==> flow/design.v <==
module median
#(
    parameter MEM_DATA_WIDTH = 32,
    parameter LUT_ADDR_WIDTH = 10,  
    parameter MEM_ADDR_WIDTH = 10,  
    parameter PIXEL_DATA_WIDTH = 8,
    parameter IMG_WIDTH  = 320,
    parameter IMG_HEIGHT = 320
)(
    input clk,  
    input rst_n,  
    input [31:0] word0,
    input [31:0] word1,
    input [31:0] word2,
    output [PIXEL_DATA_WIDTH-1:0] pixel1,
    output [PIXEL_DATA_WIDTH-1:0] pixel2,
    output [PIXEL_DATA_WIDTH-1:0] pixel3,
    output [PIXEL_DATA_WIDTH-1:0] pixel4,
    output [LUT_ADDR_WIDTH-1:0] raddr_a,
    output [LUT_ADDR_WIDTH-1:0] raddr_b,
    output [LUT_ADDR_WIDTH-1:0] raddr_c,
    output [MEM_ADDR_WIDTH-1:0] waddr
);
    wire [PIXEL_DATA_WIDTH-1:0] x2_y1;
    wire [PIXEL_DATA_WIDTH-1:0] x2_y0;
    wire [PIXEL_DATA_WIDTH-1:0] x2_ym1;
    wire [PIXEL_DATA_WIDTH-1:0] x1_y1;
    wire [PIXEL_DATA_WIDTH-1:0] x1_y0;
    wire [PIXEL_DATA_WIDTH-1:0] x1_ym1;
    wire [PIXEL_DATA_WIDTH-1:0] x0_y1;
    wire [PIXEL_DATA_WIDTH-1:0] x0_y0;
    wire [PIXEL_DATA_WIDTH-1:0] x0_ym1;
    wire [PIXEL_DATA_WIDTH-1:0] xm1_y1;
    wire [PIXEL_DATA_WIDTH-1:0] xm1_y0;
    wire [PIXEL_DATA_WIDTH-1:0] xm1_ym1;
    assign x2_y1   = word0[PIXEL_DATA_WIDTH-1:0];
    assign x2_y0   = word1[PIXEL_DATA_WIDTH-1:0];
    assign x2_ym1  = word2[PIXEL_DATA_WIDTH-1:0];
    assign x1_y1   = word0[(PIXEL_DATA_WIDTH*2)-1:PIXEL_DATA_WIDTH];
    assign x1_y0   = word1[(PIXEL_DATA_WIDTH*2)-1:PIXEL_DATA_WIDTH];
    assign x1_ym1  = word2[(PIXEL_DATA_WIDTH*2)-1:PIXEL_DATA_WIDTH];
    assign x0_y1   = word0[(PIXEL_DATA_WIDTH*3)-1:(PIXEL_DATA_WIDTH*2)];
    assign x0_y0   = word1[(PIXEL_DATA_WIDTH*3)-1:(PIXEL_DATA_WIDTH*2)];
    assign x0_ym1  = word2[(PIXEL_DATA_WIDTH*3)-1:(PIXEL_DATA_WIDTH*2)];
    assign xm1_y1  = word0[(PIXEL_DATA_WIDTH*4)-1:(PIXEL_DATA_WIDTH*3)];
    assign xm1_y0  = word1[(PIXEL_DATA_WIDTH*4)-1:(PIXEL_DATA_WIDTH*3)];
    assign xm1_ym1 = word2[(PIXEL_DATA_WIDTH*4)-1:(PIXEL_DATA_WIDTH*3)];
    wire [PIXEL_DATA_WIDTH-1:0] c3l;
    wire [PIXEL_DATA_WIDTH-1:0] c3h;
    wire [PIXEL_DATA_WIDTH-1:0] c3m;
    wire [PIXEL_DATA_WIDTH-1:0] c3l_reg;
    wire [PIXEL_DATA_WIDTH-1:0] c3h_reg;
    wire [PIXEL_DATA_WIDTH-1:0] c3m_reg;
    wire [PIXEL_DATA_WIDTH-1:0] c2l;
    wire [PIXEL_DATA_WIDTH-1:0] c2h;
    wire [PIXEL_DATA_WIDTH-1:0] c2m;
    wire [PIXEL_DATA_WIDTH-1:0] c2l_reg;
    wire [PIXEL_DATA_WIDTH-1:0] c2h_reg;
    wire [PIXEL_DATA_WIDTH-1:0] c2m_reg;
    wire [PIXEL_DATA_WIDTH-1:0] c1l;
    wire [PIXEL_DATA_WIDTH-1:0] c1h;
    wire [PIXEL_DATA_WIDTH-1:0] c1m;
    wire [PIXEL_DATA_WIDTH-1:0] c0h;
    wire [PIXEL_DATA_WIDTH-1:0] c0m;
    wire [PIXEL_DATA_WIDTH-1:0] c0l;
    wire [PIXEL_DATA_WIDTH-1:0] p1_sig;
    wire [PIXEL_DATA_WIDTH-1:0] p2_sig;
    wire [PIXEL_DATA_WIDTH-1:0] p3_sig;
    state_machine
    #(
        .LUT_ADDR_WIDTH(LUT_ADDR_WIDTH),
        .IMG_WIDTH(IMG_WIDTH),
        .IMG_HEIGHT(IMG_HEIGHT)
    ) window_contol (
        .clk(clk),  
        .rst_n(rst_n),  
        .raddr_a(raddr_a),
        .raddr_b(raddr_b),
        .raddr_c(raddr_c),
        .waddr(waddr)
    );
    common_network
    #(
        .DATA_WIDTH(PIXEL_DATA_WIDTH)
    ) common_network_u0 (
        .x2_y1(x2_y1),
        .x2_y0(x2_y0),
        .x2_ym1(x2_ym1),
        .x1_y1(x1_y1),
        .x1_y0(x1_y0),
        .x1_ym1(x1_ym1),
        .x0_y1(x0_y1),
        .x0_y0(x0_y0),
        .x0_ym1(x0_ym1),
        .xm1_y1(xm1_y1),
        .xm1_y0(xm1_y0),
        .xm1_ym1(xm1_ym1),
        .c3l(c3l),
        .c3h(c3h),
        .c3m(c3m),
        .c2l(c2l),
        .c2h(c2h),
        .c2m(c2m),
        .c1l(c1l),
        .c1h(c1h),
        .c1m(c1m),
        .c0h(c0h),
        .c0m(c0m),
        .c0l(c0l)
    );
    dff_3_pipe
    #(
        .DATA_WIDTH(PIXEL_DATA_WIDTH)
    ) dff_c3_pipe (
        .clk(clk),
        .rst_n(rst_n),
        .d0(c3h),
        .d1(c3m),
        .d2(c3l),
        .q0(c3h_reg),
        .q1(c3m_reg),
        .q2(c3l_reg)
    );
    dff_3_pipe
    #(
        .DATA_WIDTH(PIXEL_DATA_WIDTH)
    ) dff_c2_pipe (
        .clk(clk),
        .rst_n(rst_n),
        .d0(c2h),
        .d1(c2m),
        .d2(c2l),
        .q0(c2h_reg),
        .q1(c2m_reg),
        .q2(c2l_reg)
    );
    dff_3_pipe
    #(
        .DATA_WIDTH(PIXEL_DATA_WIDTH)
    ) dff_out_pipe (
        .clk(clk),
        .rst_n(rst_n),
        .d0(p1_sig),
        .d1(p2_sig),
        .d2(p3_sig),
        .q0(pixel1),
        .q1(pixel2),
        .q2(pixel3)
    );
    pixel_network
    #(
        .DATA_WIDTH(PIXEL_DATA_WIDTH)
    ) pixel_network_u0 (
        .c3h(c1h),
        .c3m(c1m),
        .c3l(c1l),
        .c2h(c0h),
        .c2m(c0m),
        .c2l(c0l),
        .c1h(c3h_reg),
        .c1m(c3m_reg),
        .c1l(c3l_reg),
        .median(p1_sig)
    );
    pixel_network
    #(
        .DATA_WIDTH(PIXEL_DATA_WIDTH)
    ) pixel_network_u1 (
        .c3h(c2h),
        .c3m(c2m),
        .c3l(c2l),
        .c2h(c1h),
        .c2m(c1m),
        .c2l(c1l),
        .c1h(c0h),
        .c1m(c0m),
        .c1l(c0l),
        .median(p2_sig)
    );
    pixel_network
    #(
        .DATA_WIDTH(PIXEL_DATA_WIDTH)
    ) pixel_network_u2 (
        .c3h(c3h),
        .c3m(c3m),
        .c3l(c3l),
        .c2h(c2h),
        .c2m(c2m),
        .c2l(c2l),
        .c1h(c1h),
        .c1m(c1m),
        .c1l(c1l),
        .median(p3_sig)
    );
    pixel_network
    #(
        .DATA_WIDTH(PIXEL_DATA_WIDTH)
    ) pixel_network_u3 (
        .c3h(c0h),
        .c3m(c0m),
        .c3l(c0l),
        .c2h(c3h_reg),
        .c2m(c3m_reg),
        .c2l(c3l_reg),
        .c1h(c2h_reg),
        .c1m(c2m_reg),
        .c1l(c2l_reg),
        .median(pixel4)
    );
endmodule
module node
#(
    parameter DATA_WIDTH = 8,
    parameter LOW_MUX = 1,  
    parameter HI_MUX = 1  
)(
    input [DATA_WIDTH-1:0] data_a,
    input [DATA_WIDTH-1:0] data_b,
    output reg [DATA_WIDTH-1:0] data_hi,
    output reg [DATA_WIDTH-1:0] data_lo
);
    reg sel0;
    always @(*)
    begin : comparator
        if( data_b > data_a) begin
            sel0 = 1'b0;  
        end else begin
            sel0 = 1'b1;  
        end
    end
    always @(*)
    begin : mux_lo_hi
        case (sel0)
            1'b0 :
            begin
                if(LOW_MUX == 1)
                    data_lo = data_a;
                if(HI_MUX == 1)
                    data_hi = data_b;
            end
            1'b1 :
            begin
                if(LOW_MUX == 1)
                    data_lo = data_b;
                if(HI_MUX == 1)
                    data_hi = data_a;
            end
            default :
            begin
                data_lo = {DATA_WIDTH{1'b0}};
                data_hi = {DATA_WIDTH{1'b0}};
            end
        endcase
    end
endmodule
module pixel_network
#(
    parameter DATA_WIDTH = 8
)(
    input [DATA_WIDTH-1:0] c3h,
    input [DATA_WIDTH-1:0] c3m,
    input [DATA_WIDTH-1:0] c3l,
    input [DATA_WIDTH-1:0] c2h,
    input [DATA_WIDTH-1:0] c2m,
    input [DATA_WIDTH-1:0] c2l,
    input [DATA_WIDTH-1:0] c1h,
    input [DATA_WIDTH-1:0] c1m,
    input [DATA_WIDTH-1:0] c1l,
    output [DATA_WIDTH-1:0] median
);
    wire [DATA_WIDTH-1:0] node_u0_lo;
    wire [DATA_WIDTH-1:0] node_u1_hi;
    wire [DATA_WIDTH-1:0] node_u1_lo;
    wire [DATA_WIDTH-1:0] node_u2_hi;
    wire [DATA_WIDTH-1:0] node_u3_lo;
    wire [DATA_WIDTH-1:0] node_u4_hi;
    wire [DATA_WIDTH-1:0] node_u5_hi;
    wire [DATA_WIDTH-1:0] node_u6_lo;
    wire [DATA_WIDTH-1:0] node_u7_hi;
    wire [DATA_WIDTH-1:0] node_u7_lo;
    wire [DATA_WIDTH-1:0] node_u8_hi;
    node
    #(
        .DATA_WIDTH(DATA_WIDTH),
        .LOW_MUX(1),  
        .HI_MUX(0)  
    ) node_u0 (
        .data_a(c3h),
        .data_b(c2h),
        .data_lo(node_u0_lo)
    );
    node
    #(
        .DATA_WIDTH(DATA_WIDTH),
        .LOW_MUX(1),  
        .HI_MUX(1)  
    ) node_u1 (
        .data_a(c3m),
        .data_b(c2m),
        .data_hi(node_u1_hi),
        .data_lo(node_u1_lo)
    );
    node
    #(
        .DATA_WIDTH(DATA_WIDTH),
        .LOW_MUX(0),  
        .HI_MUX(1)  
    ) node_u2 (
        .data_a(c2l),
        .data_b(c1l),
        .data_hi(node_u2_hi)
    );
    node
    #(
        .DATA_WIDTH(DATA_WIDTH),
        .LOW_MUX(1),  
        .HI_MUX(0)  
    ) node_u3 (
        .data_a(node_u0_lo),
        .data_b(c1h),
        .data_lo(node_u3_lo)
    );
    node
    #(
        .DATA_WIDTH(DATA_WIDTH),
        .LOW_MUX(0),  
        .HI_MUX(1)  
    ) node_u4 (
        .data_a(node_u1_lo),
        .data_b(c1m),
        .data_hi(node_u4_hi)
    );
    node
    #(
        .DATA_WIDTH(DATA_WIDTH),
        .LOW_MUX(0),  
        .HI_MUX(1)  
    ) node_u5 (
        .data_a(c3l),
        .data_b(node_u2_hi),
        .data_hi(node_u5_hi)
    );
    node
    #(
        .DATA_WIDTH(DATA_WIDTH),
        .LOW_MUX(1),  
        .HI_MUX(0)  
    ) node_u6 (
        .data_a(node_u1_hi),
        .data_b(node_u4_hi),
        .data_lo(node_u6_lo)
    );
    node
    #(
        .DATA_WIDTH(DATA_WIDTH),
        .LOW_MUX(1),  
        .HI_MUX(1)  
    ) node_u7 (
        .data_a(node_u3_lo),
        .data_b(node_u6_lo),
        .data_hi(node_u7_hi),
        .data_lo(node_u7_lo)
    );
    node
    #(
        .DATA_WIDTH(DATA_WIDTH),
        .LOW_MUX(0),  
        .HI_MUX(1)  
    ) node_u8 (
        .data_a(node_u7_lo),
        .data_b(node_u5_hi),
        .data_hi(node_u8_hi)
    );
    node
    #(
        .DATA_WIDTH(DATA_WIDTH),
        .LOW_MUX(1),  
        .HI_MUX(0)  
    ) node_u9 (
        .data_a(node_u7_hi),
        .data_b(node_u8_hi),
        .data_lo(median)
    );
endmodule
module state_machine
#(
    parameter LUT_ADDR_WIDTH = 10,
    parameter IMG_WIDTH = 234,
    parameter IMG_HEIGHT = 234
)(
    input clk,  
    input rst_n,  
    output reg [LUT_ADDR_WIDTH-1:0] raddr_a,
    output reg [LUT_ADDR_WIDTH-1:0] raddr_b,
    output reg [LUT_ADDR_WIDTH-1:0] raddr_c,
    output reg [LUT_ADDR_WIDTH-1:0] waddr,
    output reg [1:0] window_line_counter,
    output reg [9:0] window_column_counter,
    output reg [9:0] memory_shift
);
    reg valid;
    always @(posedge clk or negedge rst_n)
    begin : out_memory_counter
        if(~rst_n) begin
            waddr <= {LUT_ADDR_WIDTH{1'b0}};
        end else if(valid) begin
            waddr <= waddr + 1'b1;
        end
    end
    always @(posedge clk or negedge rst_n)
    begin : addr_counter
        if(~rst_n) begin
            window_column_counter <= 10'd0;
            window_line_counter <= 2'b00;
            valid <= 1'b0;
            raddr_a <= {LUT_ADDR_WIDTH{1'b0}};
            raddr_b <= {LUT_ADDR_WIDTH{1'b0}};
            raddr_c <= {LUT_ADDR_WIDTH{1'b0}};
        end else begin
            if(window_column_counter != ((IMG_WIDTH/4)-1)) begin
                window_column_counter <= window_column_counter + 1'b1;
                valid <= 1'b1;
                raddr_a <= raddr_a + 1'b1;
                raddr_b <= raddr_b + 1'b1;
                raddr_c <= raddr_c + 1'b1;
            end else begin
                window_column_counter <= 10'd0;
                case (window_line_counter)
                    2'b00 :
                    begin
                        raddr_a <= raddr_a + 1'b1;
                        raddr_b <= raddr_b - window_column_counter;
                        raddr_c <= raddr_c - window_column_counter;
                        window_line_counter = window_line_counter + 1'b1;
                    end
                    2'b01 :
                    begin
                        raddr_b <= raddr_b + 1'b1;
                        raddr_a <= raddr_a - window_column_counter;
                        raddr_c <= raddr_c - window_column_counter;
                        window_line_counter = window_line_counter + 1'b1;
                    end
                    2'b10 :
                    begin
                        raddr_b <= raddr_b - window_column_counter;
                        raddr_a <= raddr_a - window_column_counter;
                        raddr_c <= raddr_c + 1'b1;
                        window_line_counter = 2'b00;
                    end
                    default :
                    begin
                        raddr_a <= {LUT_ADDR_WIDTH{1'b0}};
                        raddr_b <= {LUT_ADDR_WIDTH{1'b0}};
                        raddr_c <= {LUT_ADDR_WIDTH{1'b0}};
                    end
                endcase
            end
        end
    end
endmodule
module dff_3_pipe
#(
    parameter DATA_WIDTH = 8
)(
    input clk,
    input rst_n,
    input [DATA_WIDTH-1:0] d0,
    input [DATA_WIDTH-1:0] d1,
    input [DATA_WIDTH-1:0] d2,
    output reg [DATA_WIDTH-1:0] q0,
    output reg [DATA_WIDTH-1:0] q1,
    output reg [DATA_WIDTH-1:0] q2
);
always @(posedge clk or negedge rst_n)
begin : register_bank_3u
    if(~rst_n) begin
        q0 <= {DATA_WIDTH{1'b0}};
        q1 <= {DATA_WIDTH{1'b0}};
        q2 <= {DATA_WIDTH{1'b0}};
    end else begin
        q0 <= d0;
        q1 <= d1;
        q2 <= d2;
    end
end
endmodule
module common_network
#(
    parameter DATA_WIDTH = 8
)(
    input [DATA_WIDTH-1:0] x2_y1,
    input [DATA_WIDTH-1:0] x2_y0,
    input [DATA_WIDTH-1:0] x2_ym1,
    input [DATA_WIDTH-1:0] x1_y1,
    input [DATA_WIDTH-1:0] x1_y0,
    input [DATA_WIDTH-1:0] x1_ym1,
    input [DATA_WIDTH-1:0] x0_y1,
    input [DATA_WIDTH-1:0] x0_y0,
    input [DATA_WIDTH-1:0] x0_ym1,
    input [DATA_WIDTH-1:0] xm1_y1,
    input [DATA_WIDTH-1:0] xm1_y0,
    input [DATA_WIDTH-1:0] xm1_ym1,
    output [DATA_WIDTH-1:0] c3l,
    output [DATA_WIDTH-1:0] c3h,
    output [DATA_WIDTH-1:0] c3m,
    output [DATA_WIDTH-1:0] c2l,
    output [DATA_WIDTH-1:0] c2h,
    output [DATA_WIDTH-1:0] c2m,
    output [DATA_WIDTH-1:0] c1l,
    output [DATA_WIDTH-1:0] c1h,
    output [DATA_WIDTH-1:0] c1m,
    output [DATA_WIDTH-1:0] c0h,
    output [DATA_WIDTH-1:0] c0m,
    output [DATA_WIDTH-1:0] c0l
);
    wire [DATA_WIDTH-1:0] node_u0_hi;
    wire [DATA_WIDTH-1:0] node_u0_lo;
    wire [DATA_WIDTH-1:0] node_u1_hi;
    wire [DATA_WIDTH-1:0] node_u1_lo;
    wire [DATA_WIDTH-1:0] node_u2_hi;
    wire [DATA_WIDTH-1:0] node_u2_lo;
    wire [DATA_WIDTH-1:0] node_u3_hi;
    wire [DATA_WIDTH-1:0] node_u3_lo;
    wire [DATA_WIDTH-1:0] node_u4_hi;
    wire [DATA_WIDTH-1:0] node_u4_lo;
    wire [DATA_WIDTH-1:0] node_u5_hi;
    wire [DATA_WIDTH-1:0] node_u5_lo;
    wire [DATA_WIDTH-1:0] node_u6_hi;
    wire [DATA_WIDTH-1:0] node_u6_lo;
    wire [DATA_WIDTH-1:0] node_u7_hi;
    wire [DATA_WIDTH-1:0] node_u7_lo;
    wire [DATA_WIDTH-1:0] node_u8_hi;
    wire [DATA_WIDTH-1:0] node_u8_lo;
    wire [DATA_WIDTH-1:0] node_u9_hi;
    wire [DATA_WIDTH-1:0] node_u9_lo;
    wire [DATA_WIDTH-1:0] node_u10_hi;
    wire [DATA_WIDTH-1:0] node_u10_lo;
    wire [DATA_WIDTH-1:0] node_u11_hi;
    wire [DATA_WIDTH-1:0] node_u11_lo;
    wire [DATA_WIDTH-1:0] node_u12_hi;
    wire [DATA_WIDTH-1:0] node_u12_lo;
    assign c3l = node_u4_lo;
    assign c3h = node_u8_hi;
    assign c3m = node_u8_lo;
    assign c2l = node_u5_lo;
    assign c2h = node_u9_hi;
    assign c2m = node_u9_lo;
    assign c1l = node_u6_lo;
    assign c1h = node_u10_hi;
    assign c1m = node_u10_lo;
    assign c0h = node_u11_hi;
    assign c0m = node_u11_lo;
    assign c0l = node_u7_lo;
    node
    #(
        .DATA_WIDTH(DATA_WIDTH),
        .LOW_MUX(1),  
        .HI_MUX(1)  
    ) node_u0 (
        .data_a(x2_y1),
        .data_b(x2_y0),
        .data_hi(node_u0_hi),
        .data_lo(node_u0_lo)
    );
    node
    #(
        .DATA_WIDTH(DATA_WIDTH),
        .LOW_MUX(1),  
        .HI_MUX(1)  
    ) node_u1 (
        .data_a(x1_y1),
        .data_b(x1_y0),
        .data_hi(node_u1_hi),
        .data_lo(node_u1_lo)
    );
    node
    #(
        .DATA_WIDTH(DATA_WIDTH),
        .LOW_MUX(1),  
        .HI_MUX(1)  
    ) node_u2 (
        .data_a(x0_y1),
        .data_b(x0_y0),
        .data_hi(node_u2_hi),
        .data_lo(node_u2_lo)
    );
    node
    #(
        .DATA_WIDTH(DATA_WIDTH),
        .LOW_MUX(1),  
        .HI_MUX(1)  
    ) node_u3 (
        .data_a(xm1_y1),
        .data_b(xm1_y0),
        .data_hi(node_u3_hi),
        .data_lo(node_u3_lo)
    );
    node
    #(
        .DATA_WIDTH(DATA_WIDTH),
        .LOW_MUX(1),  
        .HI_MUX(1)  
    ) node_u4 (
        .data_a(node_u0_lo),
        .data_b(x2_ym1),
        .data_hi(node_u4_hi),
        .data_lo(node_u4_lo)
    );
    node
    #(
        .DATA_WIDTH(DATA_WIDTH),
        .LOW_MUX(1),  
        .HI_MUX(1)  
    ) node_u5 (
        .data_a(node_u1_lo),
        .data_b(x1_ym1),
        .data_hi(node_u5_hi),
        .data_lo(node_u5_lo)
    );
    node
    #(
        .DATA_WIDTH(DATA_WIDTH),
        .LOW_MUX(1),  
        .HI_MUX(1)  
    ) node_u6 (
        .data_a(node_u2_lo),
        .data_b(x0_ym1),
        .data_hi(node_u6_hi),
        .data_lo(node_u6_lo)
    );
    node
    #(
        .DATA_WIDTH(DATA_WIDTH),
        .LOW_MUX(1),  
        .HI_MUX(1)  
    ) node_u7 (
        .data_a(node_u3_lo),
        .data_b(xm1_ym1),
        .data_hi(node_u7_hi),
        .data_lo(node_u7_lo)
    );
    node
    #(
        .DATA_WIDTH(DATA_WIDTH),
        .LOW_MUX(1),  
        .HI_MUX(1)  
    ) node_u8 (
        .data_a(node_u0_hi),
        .data_b(node_u4_hi),
        .data_hi(node_u8_hi),
        .data_lo(node_u8_lo)
    );
    node
    #(
        .DATA_WIDTH(DATA_WIDTH),
        .LOW_MUX(1),  
        .HI_MUX(1)  
    ) node_u9 (
        .data_a(node_u1_hi),
        .data_b(node_u5_hi),
        .data_hi(node_u9_hi),
        .data_lo(node_u9_lo)
    );
    node
    #(
        .DATA_WIDTH(DATA_WIDTH),
        .LOW_MUX(1),  
        .HI_MUX(1)  
    ) node_u10 (
        .data_a(node_u2_hi),
        .data_b(node_u6_hi),
        .data_hi(node_u10_hi),
        .data_lo(node_u10_lo)
    );
    node
    #(
        .DATA_WIDTH(DATA_WIDTH),
        .LOW_MUX(1),  
        .HI_MUX(1)  
    ) node_u11 (
        .data_a(node_u3_hi),
        .data_b(node_u7_hi),
        .data_hi(node_u11_hi),
        .data_lo(node_u11_lo)
    );
endmodule
# Reports on median
# Tool output for the design above, in the order of the flow.
# Lines are those of the file above, counted from 1.
# Operators carry their Yosys type and port widths (W data, S select, Z words).
# Library cell names are shortened.
# A cell with -- has no value.
[setup] design="median" clock="clk" lib="sky130hd" lib_corner="tt_025C_1v80"

# After elaboration
# Source: Yosys, flattened and elaborated, memories not mapped. Widths are those after wreduce. Registers that Yosys merges into a memory's read port (data or address) are not register bits. Print and check cells do not count. Equal cells are merged and count once.
[bits] in_bits=98 reg_bits=125 out_inout_bits=72
[classes] reduce_and_logical=6 bitwise=1 add_sub_neg=9 n_eq=3 n_cmp=52 muxes=132
[ops] op="$pmux W8 S2" count=72
[ops] op="$gt A8 B8 Y1" count=52
[ops] op="$pmux W10 S2" count=3
[ops] op="$mux W1" count=52
[ops] op="$add A10 B1 Y10 const B" count=5
[ops] op="$mux W10" count=4
[ops] op="$sub A10 B10 Y10" count=3
[ops] op="$ne A10 B7 Y1 const B" count=1
[ops] op="$reduce_or A2 Y1" count=3
[ops] op="$pmux W2 S2" count=1
[ops] op="$add A2 B1 Y2 const B" count=1
[ops] op="$eq A2 B1 Y1 const B" count=1
[ops] op="$eq A2 B2 Y1 const B" count=1
[ops] op="$logic_not A2 Y1" count=1
[ops] op="$reduce_and A2 Y1" count=1
[ops] op="$reduce_bool A2 Y1" count=1
[ops] op="$not A1 Y1" count=1

# Longest topological paths
# Longest topological path by Yosys (ltp), each cell counted once; first at word level (registers and memories cut), then after technology mapping (sequential cells cut; the memories' decode and read muxes count).
[logic_depth] word_depth=27 abc_area=0 depth_mapped=100 depth_no_buf=92

# Netlist
# Source: synth_stat.txt of the flow (Yosys; design flattened, memories mapped). It holds for the ABC_AREA given above (unset counts as 0); a run with the other value may have another netlist.
# Totals and module areas in this step are rounded.
[mapped] ff_cells=125 seqArea_mm2=0.00313 cell_count=3090 yosys_area_mm2=0.0234
[by_type] type="ha_1" count=429 type_area_um2=5.37E+03
[by_type] type="dfrtp_1" count=125 type_area_um2=3128
[by_type] type="mux2i_1" count=182 type_area_um2=1.82E+03
[by_type] type="o21ai_0" count=245 type_area_um2=1.23E+03
[by_type] type="a21oi_1" count=238 type_area_um2=1.19E+03
[by_type] type="inv_1" count=307 type_area_um2=1.15E+03
[by_type] type="nand2_1" count=276 type_area_um2=1.04E+03
[by_type] type="nor2_1" count=213 type_area_um2=799.517
[by_type] type="a21o_1" count=92 type_area_um2=690.662
[by_type] type="o21a_1" count=70 type_area_um2=525.504
[by_type] type="nand3_1" count=103 type_area_um2=515.494
[by_type] type="xnor2_1" count=53 type_area_um2=464.195
[by_type] type="mux2_2" count=32 type_area_um2=360.346
[by_type] type="nand2b_1" count=51 type_area_um2=319.056
[by_type] type="nor2b_1" count=45 type_area_um2=281.52
[by_type] type="nand4_1" count=41 type_area_um2=256.496
[by_type] type="clkbuf_1" count=66 type_area_um2=247.738
[by_type] type="and3_1" count=37 type_area_um2=231.472
# Not listed: further types 81, cells in them 485.
# The figures by module come from a second, unflattened synthesis with its own total; it is not the netlist above.
[unflattened] hier_cells=2772 hier_area_mm2=0.0269
# Rows give one instance, submodules left out.
[modules] module="node" mod_area_mm2=0.000477 seq_area_mm2=0 n_inst=20 cells=44
[modules] module="node" mod_area_mm2=0.000368 seq_area_mm2=0 n_inst=16 cells=44
[modules] module="node" mod_area_mm2=0.000368 seq_area_mm2=0 n_inst=16 cells=44
[modules] module="state_machine" mod_area_mm2=0.00383 seq_area_mm2=0.00133 n_inst=1 cells=412
[modules] module="dff_3_pipe (DATA_WIDTH=8)" mod_area_mm2=0.000601 seq_area_mm2=0.000601 n_inst=3 cells=24
[modules] module="common_network (DATA_WIDTH=8)" mod_area_mm2=0 seq_area_mm2=0 n_inst=1 cells=0
[modules] module="pixel_network (DATA_WIDTH=8)" mod_area_mm2=0 seq_area_mm2=0 n_inst=4 cells=0
[modules] module="median" mod_area_mm2=0 seq_area_mm2=0 n_inst=1 cells=0

# Worst setup path after synthesis
# Path of least setup slack by OpenSTA after synthesis, without wires, with an ideal clock, recovery checks aside; 20% of the period is set as input and as output delay. Where synthesis merged equal registers, the netlist keeps one of their names.
[synth_path] path_type="input to output" from="input word0[29]" to="output pixel4[1]" delay_ns=17.066 path_stages=95 arrival_time_ns=23.066 t_first_pin_ns=6.000 t_required_ns=24.000 input_delay_ns=6.000 clock_period_ns=30.0 setup_slack_ns=0.934 output_delay_ns=6.000 period_less_setup_slack_ns=29.066
# "delay_ns" = arrival - input delay + setup time.
# A path that ends at an output port has no setup time.
# "path_stages": output pins that drive a net of the path, with the launching flip-flop's if there is one; two outputs of one cell count as two.
# "period_less_setup_slack_ns" = period - worst setup slack (recovery checks aside). The figure is calculated, with input and output delays left at 20% of the set period.
# The rows between start and end are the longest chain of elaborated cells between them; the timing report does not say that the signal goes this way. Where chains are equally long, one stands for them.
# A line is the first line of the expression or statement that the cell stems from. Yosys adds cells for indexed reads and writes and turns some case tables into memories.
[synth_between] cell_sequence="inv_1 > ha_1 > a211oi_1 > o21bai_1 > and2_1 > nor2_1 > clkbuf_1 > mux2i_1 > ha_1 > a211oi_1 > o221ai_1 > a31oi_1 > a21oi_1 > a31oi_1 > nand3_1 > clkbuf_1 > a21oi_1 > inv_1 > [... 59 more ...] > a21oi_1 > mux2_2 > nor2_1 > nand2_1 > o21ai_0 > ha_1 > nor2b_1 > o21a_1 > o21ai_0 > nand2b_1 > a21oi_1 > nor2_1 > a211oi_1 > a21oi_1 > inv_1 > nand4_1 > a21oi_1 > nor3_1" elab_chain_cells=27 cells_between=41 lines_between=2 cone_classes="12 x compare; 29 x mux"
[synth_rtl] element="from (decl)" line_no=12 text="input [31:0] word0,"
[synth_rtl] element="$gt A8 B8 Y1" line_no=225 text="if( data_b > data_a) begin"
[synth_rtl] element="$mux W1" line_no=225
[synth_rtl] element="$pmux W8 S2" line_no=233 text="case (sel0)"
[synth_rtl] element="$gt A8 B8 Y1" line_no=225
[synth_rtl] element="$mux W1" line_no=225
[synth_rtl] element="$pmux W8 S2" line_no=233
[synth_rtl] element="$gt A8 B8 Y1" line_no=225
[synth_rtl] element="[... 13 more ...]"
[synth_rtl] element="$pmux W8 S2" line_no=233
[synth_rtl] element="$gt A8 B8 Y1" line_no=225
[synth_rtl] element="$mux W1" line_no=225
[synth_rtl] element="$pmux W8 S2" line_no=233
[synth_rtl] element="$gt A8 B8 Y1" line_no=225
[synth_rtl] element="$mux W1" line_no=225
[synth_rtl] element="$pmux W8 S2" line_no=233
[synth_rtl] element="to (decl)" line_no=18 text="output [PIXEL_DATA_WIDTH-1:0] pixel4,"

# Worst path after layout
# From the final timing report of run 1: the path of least setup slack in the routed layout; clock arrival at registers is part of the times.
[layout_path] path_type="input to output" from="input word0[29]" to="output pixel4[3]" clock_period_ns=29.3 t_first_pin_ns=5.86 arrival_time_ns=22.40 setup_slack_ns=1.04 input_delay_ns=5.86 path_stages=92 t_required_ns=23.44 output_delay_ns=5.86
# The rows between start and end are the longest chain of elaborated cells between them; the timing report does not say that the signal goes this way. Where chains are equally long, one stands for them.
[layout_between] cell_sequence="clkdlybuf4s50_1 > inv_1 > ha_1 > a211oi_2 > o21bai_2 > and2_1 > nor2_4 > buf_12 > mux2i_2 > ha_1 > a211oi_2 > o221ai_2 > a31oi_1 > a21oi_1 > a31oi_2 > buf_4 > and4_1 > nor2_1 > [... 56 more ...] > mux2_4 > nor2_2 > nand2_1 > o21ai_0 > ha_1 > nor2b_1 > o21a_1 > o21ai_0 > nand2b_1 > a21oi_1 > nor2_1 > a211oi_2 > a21oi_4 > inv_2 > o21ai_0 > a31oi_1 > nor3_2 > clkdlybuf4s50_1" elab_chain_cells=27 cells_between=41 lines_between=2 cone_classes="12 x compare; 29 x mux"
[layout_rtl] element="from (decl)" line_no=12 text="input [31:0] word0,"
[layout_rtl] element="$gt A8 B8 Y1" line_no=225 text="if( data_b > data_a) begin"
[layout_rtl] element="$mux W1" line_no=225
[layout_rtl] element="$pmux W8 S2" line_no=233 text="case (sel0)"
[layout_rtl] element="$gt A8 B8 Y1" line_no=225
[layout_rtl] element="$mux W1" line_no=225
[layout_rtl] element="$pmux W8 S2" line_no=233
[layout_rtl] element="$gt A8 B8 Y1" line_no=225
[layout_rtl] element="[... 13 more ...]"
[layout_rtl] element="$pmux W8 S2" line_no=233
[layout_rtl] element="$gt A8 B8 Y1" line_no=225
[layout_rtl] element="$mux W1" line_no=225
[layout_rtl] element="$pmux W8 S2" line_no=233
[layout_rtl] element="$gt A8 B8 Y1" line_no=225
[layout_rtl] element="$mux W1" line_no=225
[layout_rtl] element="$pmux W8 S2" line_no=233
[layout_rtl] element="to (decl)" line_no=18 text="output [PIXEL_DATA_WIDTH-1:0] pixel4,"

# Design median on sky130hd. What follows are 5 stored runs of the flow, each under its own settings; their order means nothing. The constraints put input and output delay at 20% of the set period each and load the outputs with 0.01 pF.
# "critical_path_time_ns": the worst setup path's part of the clock period (all of it between registers, 20% less for each end at a port) less its slack. A launch clock that arrives late makes it longer, a capture clock that arrives late makes it shorter.
# Results are given in rounded form.
run="run 1" settings CORE_UTILIZATION=41 period_ns=29.3 CAP_MARGIN=20 CORE_MARGIN=2 SLEW_MARGIN=20
run="run 1" results worstSetupSlack_ns=1.04 die_footprint_mm2=0.0589 util_pct=48.1 stdcell_area_mm2=0.0271 setupTns_ns=0.000 synthArea_mm2=0.0234 critical_path_time_ns=16.54 timing.worst_path_kind="input to output"
run="run 2" settings CORE_UTILIZATION=40 SETUP_SLACK_MARGIN=1.27 period_ns=29.3 CAP_MARGIN=20 CORE_MARGIN=2 SLEW_MARGIN=20
run="run 2" results worstSetupSlack_ns=1.86 die_footprint_mm2=0.0603 util_pct=47.7 stdcell_area_mm2=0.0275 setupTns_ns=0.000 synthArea_mm2=0.0234 critical_path_time_ns=15.72 timing.worst_path_kind="input to output"
run="run 3" settings ABC_AREA=1 CAP_MARGIN=35 CELL_PAD_IN_SITES_DETAIL_PLACEMENT=1 CELL_PAD_IN_SITES_GLOBAL_PLACEMENT=3 CORE_ASPECT_RATIO=0.59 CTS_CLUSTER_DIAMETER=274 GPL_ROUTABILITY_DRIVEN=1 GPL_TIMING_DRIVEN=0 HOLD_SLACK_MARGIN=0.23 SETUP_SLACK_MARGIN=5.0 TNS_END_PERCENT=80 period_ns=30.0 CORE_MARGIN=2 CORE_UTILIZATION=40 SLEW_MARGIN=20
run="run 3" outcome="stopped before the end: placement reported GPL-0301"
run="run 4" settings CELL_PAD_IN_SITES_GLOBAL_PLACEMENT=3 CORE_UTILIZATION=34 CTS_CLUSTER_DIAMETER=317 CTS_CLUSTER_SIZE=39 GPL_TIMING_DRIVEN=0 MIN_ROUTING_LAYER="met1" PLACE_DENSITY_LB_ADDON=0.06 SLEW_MARGIN=10 TNS_END_PERCENT=25 period_ns=26.0 CAP_MARGIN=20 CORE_MARGIN=2
run="run 4" results worstSetupSlack_ns=0.341 die_footprint_mm2=0.0708 util_pct=42.4 stdcell_area_mm2=0.029 setupTns_ns=0.000 synthArea_mm2=0.0234 critical_path_time_ns=15.26 timing.worst_path_kind="input to output"
run="run 5" settings CORE_UTILIZATION=40 period_ns=29.3 CAP_MARGIN=20 CORE_MARGIN=2 SLEW_MARGIN=20
run="run 5" results worstSetupSlack_ns=0.775 die_footprint_mm2=0.0603 util_pct=47.0 stdcell_area_mm2=0.0271 setupTns_ns=0.000 synthArea_mm2=0.0234 critical_path_time_ns=16.81 timing.worst_path_kind="input to output"
